==> flow/design.v <==
module top_level(f1,f2,p,in_1,in_2,out,clk,clk2);
input [7:0]in_1, in_2;
input clk;
input clk2;
input [15:0]p;   
input [15:0]f1,f2;  
output [15:0]out;
wire [15:0]a,b;
wire [15:0]r1,r2,r3,r4,r5;
convert inst_1(.float(a), .int8(in_1), .clk(clk));  
convert inst_2(.float(b), .int8(in_2), .clk(clk));
mult inst_3(.B(f1), .C(r1), .A(a), .clk(clk));   
mult inst_4(.B(f2), .C(r2), .A(b), .clk(clk));
main_adder inst_5 (.AA(r1), .BB(r2),.clk(clk), .R_add(r3)); 
mux inst_6(.in1(r4), .in2(p), .sel(clk2), .out(r5));  
main_adder inst_7 (.AA(r3), .BB(r5),.clk(clk), .R_add(r4));  
assign out=r4;
endmodule
module convert( float, int8,clk);
input clk;
output [15:0] float;
input [7:0] int8;
reg [4:0] exp;
reg [9:0] mantissa;
integer i;
always @(negedge clk)
begin
if(int8 != 8'b0) 
begin
for(i = 0; i < 8; i = i + 1)
    if(int8[i]) 
      exp = i;
      if(exp < 10)
      mantissa = int8 << (10 - exp);
      else
      mantissa = int8;
      exp = exp + 15;
 end
else begin
 mantissa=0;
exp=0;
    end
end
assign float = {1'b0, exp, mantissa};
endmodule
module mult(B,C, A, clk);
input  [15:0]A;
input clk;
input [15:0]B;
output reg    [15:0]C;
wire          [5:0]e;   
wire           [21:0]m;  
wire            [10:0]A_m;     
wire            [10:0]B_m;     
reg           [4:0]C_e;  
wire            C_sign;  
reg           [9:0]C_m;  
assign C_sign=(A[15]^B[15]); 
assign e[5:0]=(A[14:10]+B[14:10]-4'b1111); 
assign A_m[10:0]={1'b1, A[9:0]};
assign B_m[10:0]={1'b1, B[9:0]};
assign m[21:0]=(A_m[10:0])*(B_m[10:0]);   
always@(posedge clk)
begin
if (A==0)   
  begin
  C<=16'b0;
  end
else begin
    if (m[21]==1'b1) 
    begin
    C_m=m[20:11];
    C_e=e[4:0]+m[21];
    C<={C_sign,C_e[4:0],C_m[9:0]};
    end 
    else begin
    C_m=m[19:10];
    C_e=e[4:0]+m[21];
    C<={C_sign,C_e[4:0],C_m[9:0]};
    end
end
end
endmodule
module main_adder (AA, BB,clk, R_add);
input [15:0] AA, BB; 
input clk;             
output  [15:0] R_add;                
wire [14:0]temp_Sum_M_C; 
wire [13:0]temp_Sub_M_C, temp_lza_count_reg;
wire [15:0]temp_L, temp_S;
compare_adder inst_1  (.C_L(temp_L), .C_S(temp_S), .A(AA), .B(BB),.clk(clk));  
shift_adder inst_2    ( temp_sign, temp_Sum_M_C, temp_Sub_M_C, temp_lza_count_reg, temp_L, temp_S,clk);
adder inst_3          (R_add, temp_L, temp_S, temp_sign, temp_Sum_M_C, temp_Sub_M_C, temp_lza_count_reg,clk );
endmodule
module compare_adder (C_L, C_S, A, B,clk);
input [15:0] A, B;
input clk;
output reg[15:0] C_L, C_S;
always@ (posedge clk)
if (A[14:0]>=B[14:0])
 begin
C_L<=A[15:0]; C_S<=B[15:0];
 end
 else begin
C_L<=B[15:0]; C_S<=A[15:0];
 end
endmodule
module shift_adder ( sign, Sum_M_C, Sub_M_C, lza_count_reg,L, S,clk);
input [15:0] L, S;  
input clk;             
output reg sign;                       
reg [13:0] M_C_L, M_C_S;        
reg [13:0]M_C_Lnew, M_C_Snew;   
output  reg[14:0] Sum_M_C;             
output  reg[13:0] Sub_M_C;            
reg [13:0] Sub_M_CS;                     
output reg [13:0] lza_count_reg;                
reg [4:0] count; 
always@ (*)
begin
M_C_L[13:0]={1'b1, L[9:0], 3'b000};                      
M_C_S[13:0]={1'b1, S[9:0], 3'b000};
sign=L[15];                                              
M_C_Snew[13:0]=M_C_S[13:0]>>(L[14:10]-S[14:10]);         
M_C_Lnew[13:0]=M_C_L[13:0];                              
Sum_M_C[14:0]=M_C_Lnew[13:0]+ M_C_Snew[13:0];            
Sub_M_C[13:0]=M_C_Lnew[13:0]- M_C_Snew[13:0];            
begin 
lza_count_reg=14;                                            
for( count=0; count<14; count=count+1 ) 
if( Sub_M_C[ count ] ) 
lza_count_reg=13-count; 
end 
end
endmodule
module adder(R_add, L, S, sign, Sum_M_C, Sub_M_C,lza_count_reg,clk );
input clk;
input [15:0] L, S;               
input sign;                       
input [14:0] Sum_M_C;             
input [13:0] Sub_M_C;            
reg [13:0] Sub_M_CS;                     
input [13:0] lza_count_reg;                
output reg [15:0] R_add;                
always @(posedge clk)
begin
if (L==0 &  S==0)
  begin
  R_add<=16'b0;
  end
  else begin
if (L[15]^S[15]==0)            
 begin
R_add[15]<=sign;                      
R_add[14:10]<=L[14:10]+Sum_M_C[14];   
 if (Sum_M_C[14]==1)
 begin
 R_add[9:0]<=Sum_M_C[13:4];
 end 
 else begin
 R_add[9:0]<=Sum_M_C[12:3];             
 end
 end 
 else begin                         
R_add[15]<=sign;
R_add[14:10]<=L[14:10]-lza_count_reg;
Sub_M_CS[13:0]=(Sub_M_C[13:0]<<lza_count_reg);
R_add[9:0]<=Sub_M_CS[12:3];          
end
end
end
endmodule
module mux(in1, in2, sel, out);  
input [15:0]in1,in2;
input sel;
output reg [15:0]out;
 always @ (*)  
 begin : MUX        
   if (sel == 1'b0) begin
      out = in1;
   end else begin
       out = in2 ;
   end
end
endmodule  
Step by step through the tools: top_level
The steps from the RTL of top_level to its reports follow in flow order.
Line numbers count from 1 in the design file above.
Cell names lack the library's common part.
Not given: --
Inputs
  design top: top_level
  clock port: clk
  standard-cell library: sky130hd
  timing corner: tt_025C_1v80

Word level
Counts by Yosys on the flattened word-level netlist (proc, flatten, opt, wreduce; memories kept). Register bits leave out memories and registers merged into their read ports (data or address); mux counts leave out enables and synchronous resets folded into registers. Print and check cells are left out. Cells with the same type and inputs are merged into one.
Operators by class
  bitwise gates (word level): 6
  multiply operators: 2
  magnitude comparators: 4
  shifts and indexed selects: 6
  reduce/logical cells: 10
  add/subtract/negate cells: 20
  multiplexer cells: 61
Operators with widths (number)
  11-bit by 11-bit multiplier with 22-bit output: 2
  14-bit two-way mux: 26
  5-bit two-way mux: 20
  16-bit logical NOT: 6
  16-bit two-way mux: 5
  8-bit by 32-bit << shifter with 10-bit output: 2
  10-bit two-way mux: 6
  14-bit by 14-bit adder with 15-bit output: 2
  15-bit >= comparator: 2
  14-bit subtractor: 2
  14-bit by 14-bit << shifter with 13-bit output: 2
  14-bit by 5-bit right shift with 14-bit output: 2
  5-bit by 1-bit adder with 5-bit output: 4
  5-bit subtractor: 4
  8-bit nonzero test: 2
  8-bit two-way mux: 2
  4-bit by 5-bit subtractor with 6-bit output (first input constant): 2
  5-bit by 4-bit adder with 5-bit output (second input constant): 2
  5-bit by 4-bit subtractor with 5-bit output (second input constant): 2
  5-bit by 4-bit < comparator with 1-bit output (second input constant): 2
  5-bit adder: 2
  2-bit AND reduction: 2
  2-bit two-way mux: 2
  1-bit AND: 2
  1-bit XOR: 2
  1-bit NOT: 2
Storage and ports
  output and inout port bits: 16
  cells after elaboration: 127
  bits in registers: 158
  input bits: 66

Depth
Yosys ltp: most cells in a row. Word level: on the elaborated netlist, between registers, memories and ports. Mapped: between sequential cells and ports; inverters and the memories' decode and read muxes count.
Logic depth
  word-level depth: 19
  ABC_AREA: 0
  gate-level depth with buffers: 36
  depth with buffers taken out: 32

After synthesis
Yosys stat after the flow's synthesis: flattened, memories mapped to cells. It holds for the ABC_AREA given above (unset counts as 0); a run with the other value may have another netlist.
Synthesis totals
  mapped area: 20642.3 µm²
  sequential part of the area: 3163.0 µm²
  buffer cells: 110
  standard cells after synthesis: 2532
  flip-flops: 158
Cell types
  fa_1: number 166, area in all 3.32E+03 µm²
  dfxtp_1: number 158, area in all 3.16E+03 µm²
  ha_1: number 226, area in all 2.83E+03 µm²
  inv_1: number 339, area in all 1272.47 µm²
  nand2_1: number 235, area in all 882.096 µm²
  a21oi_1: number 144, area in all 720.691 µm²
  nor2_1: number 181, area in all 679.402 µm²
  mux2i_1: number 60, area in all 600.576 µm²
  mux2_2: number 53, area in all 596.822 µm²
  o21ai_0: number 112, area in all 560.538 µm²
  and2_1: number 87, area in all 544.272 µm²
  xnor2_1: number 56, area in all 490.47 µm²
  clkbuf_1: number 83, area in all 311.549 µm²
  a21o_1: number 40, area in all 300.288 µm²
  nor3_1: number 57, area in all 285.274 µm²
  xor2_1: number 29, area in all 253.994 µm²
  o211ai_1: number 29, area in all 217.709 µm²
  nor4_1: number 34, area in all 212.704 µm²
Not listed: further types 92, cells in them 443.
The figures by module come from a second, unflattened synthesis with its own total; it is not the netlist above.
Second synthesis, totals
  cell total of the unflattened synthesis: 2548
  area (unflattened synthesis): 21712.1 µm²
Rows give one instance, submodules left out.
Modules
  mult: seq. area 320.3 µm², area 4655.7 µm², times used 2, cells 547
  shift_adder: seq. area 0.0 µm², area 2183.3 µm², times used 2, cells 308
  compare_adder: seq. area 640.6 µm², area 1524.0 µm², times used 2, cells 121
  adder: seq. area 320.3 µm², area 1462.7 µm², times used 2, cells 178
  convert: seq. area 300.3 µm², area 905.9 µm², times used 2, cells 111
  mux: seq. area 0.0 µm², area 249.0 µm², times used 1, cells 18
  main_adder: seq. area 0.0 µm², area 0.0 µm², times used 2, cells 0
  top_level: seq. area 0.0 µm², area 0.0 µm², times used 1, cells 0

Record of 3 stored runs of the RTL-to-layout flow on top_level, platform sky130hd. The runs are unordered. Constraints: input delay and output delay 20% of the set period each, output load 0.01 pF.

settings of stored run 1
{
  "period_ns": 13.5,
  "CAP_MARGIN": 20,
  "CORE_MARGIN": 2,
  "CORE_UTILIZATION": 40,
  "SLEW_MARGIN": 20
}
report of stored run 1
yosys chip area after synthesis (um^2): 20642.3
finish__design__die__area: 53439.6
finish__design__instance__utilization: 0.4512
finish__timing__setup__ws: 0.238
finish__timing__setup__tns: 0.000
finish__timing__hold__ws: 0.425

settings of stored run 2
{
  "ABC_AREA": 1,
  "CELL_PAD_IN_SITES_DETAIL_PLACEMENT": 2,
  "CELL_PAD_IN_SITES_GLOBAL_PLACEMENT": 1,
  "CORE_ASPECT_RATIO": 1.81,
  "CORE_MARGIN": 9,
  "CORE_UTILIZATION": 53,
  "CTS_CLUSTER_DIAMETER": 96,
  "CTS_CLUSTER_SIZE": 28,
  "GPL_TIMING_DRIVEN": 0,
  "MAX_ROUTING_LAYER": "met4",
  "MIN_ROUTING_LAYER": "met2",
  "PLACE_DENSITY_LB_ADDON": 0.1,
  "SLEW_MARGIN": 35,
  "period_ns": 11.0,
  "CAP_MARGIN": 20
}
report of stored run 2: did not finish, place, DPL-0033

settings of stored run 3
{
  "ABC_AREA": 1,
  "CELL_PAD_IN_SITES_GLOBAL_PLACEMENT": 3,
  "CORE_ASPECT_RATIO": 1.81,
  "CORE_MARGIN": 9,
  "CORE_UTILIZATION": 68,
  "CTS_CLUSTER_DIAMETER": 96,
  "CTS_CLUSTER_SIZE": 28,
  "GPL_TIMING_DRIVEN": 0,
  "MAX_ROUTING_LAYER": "met5",
  "MIN_ROUTING_LAYER": "met1",
  "PLACE_DENSITY_LB_ADDON": 0.1,
  "SETUP_SLACK_MARGIN": -1.91,
  "period_ns": 20.0,
  "CAP_MARGIN": 20,
  "SLEW_MARGIN": 20
}
report of stored run 3: did not finish, place, FLW-0024
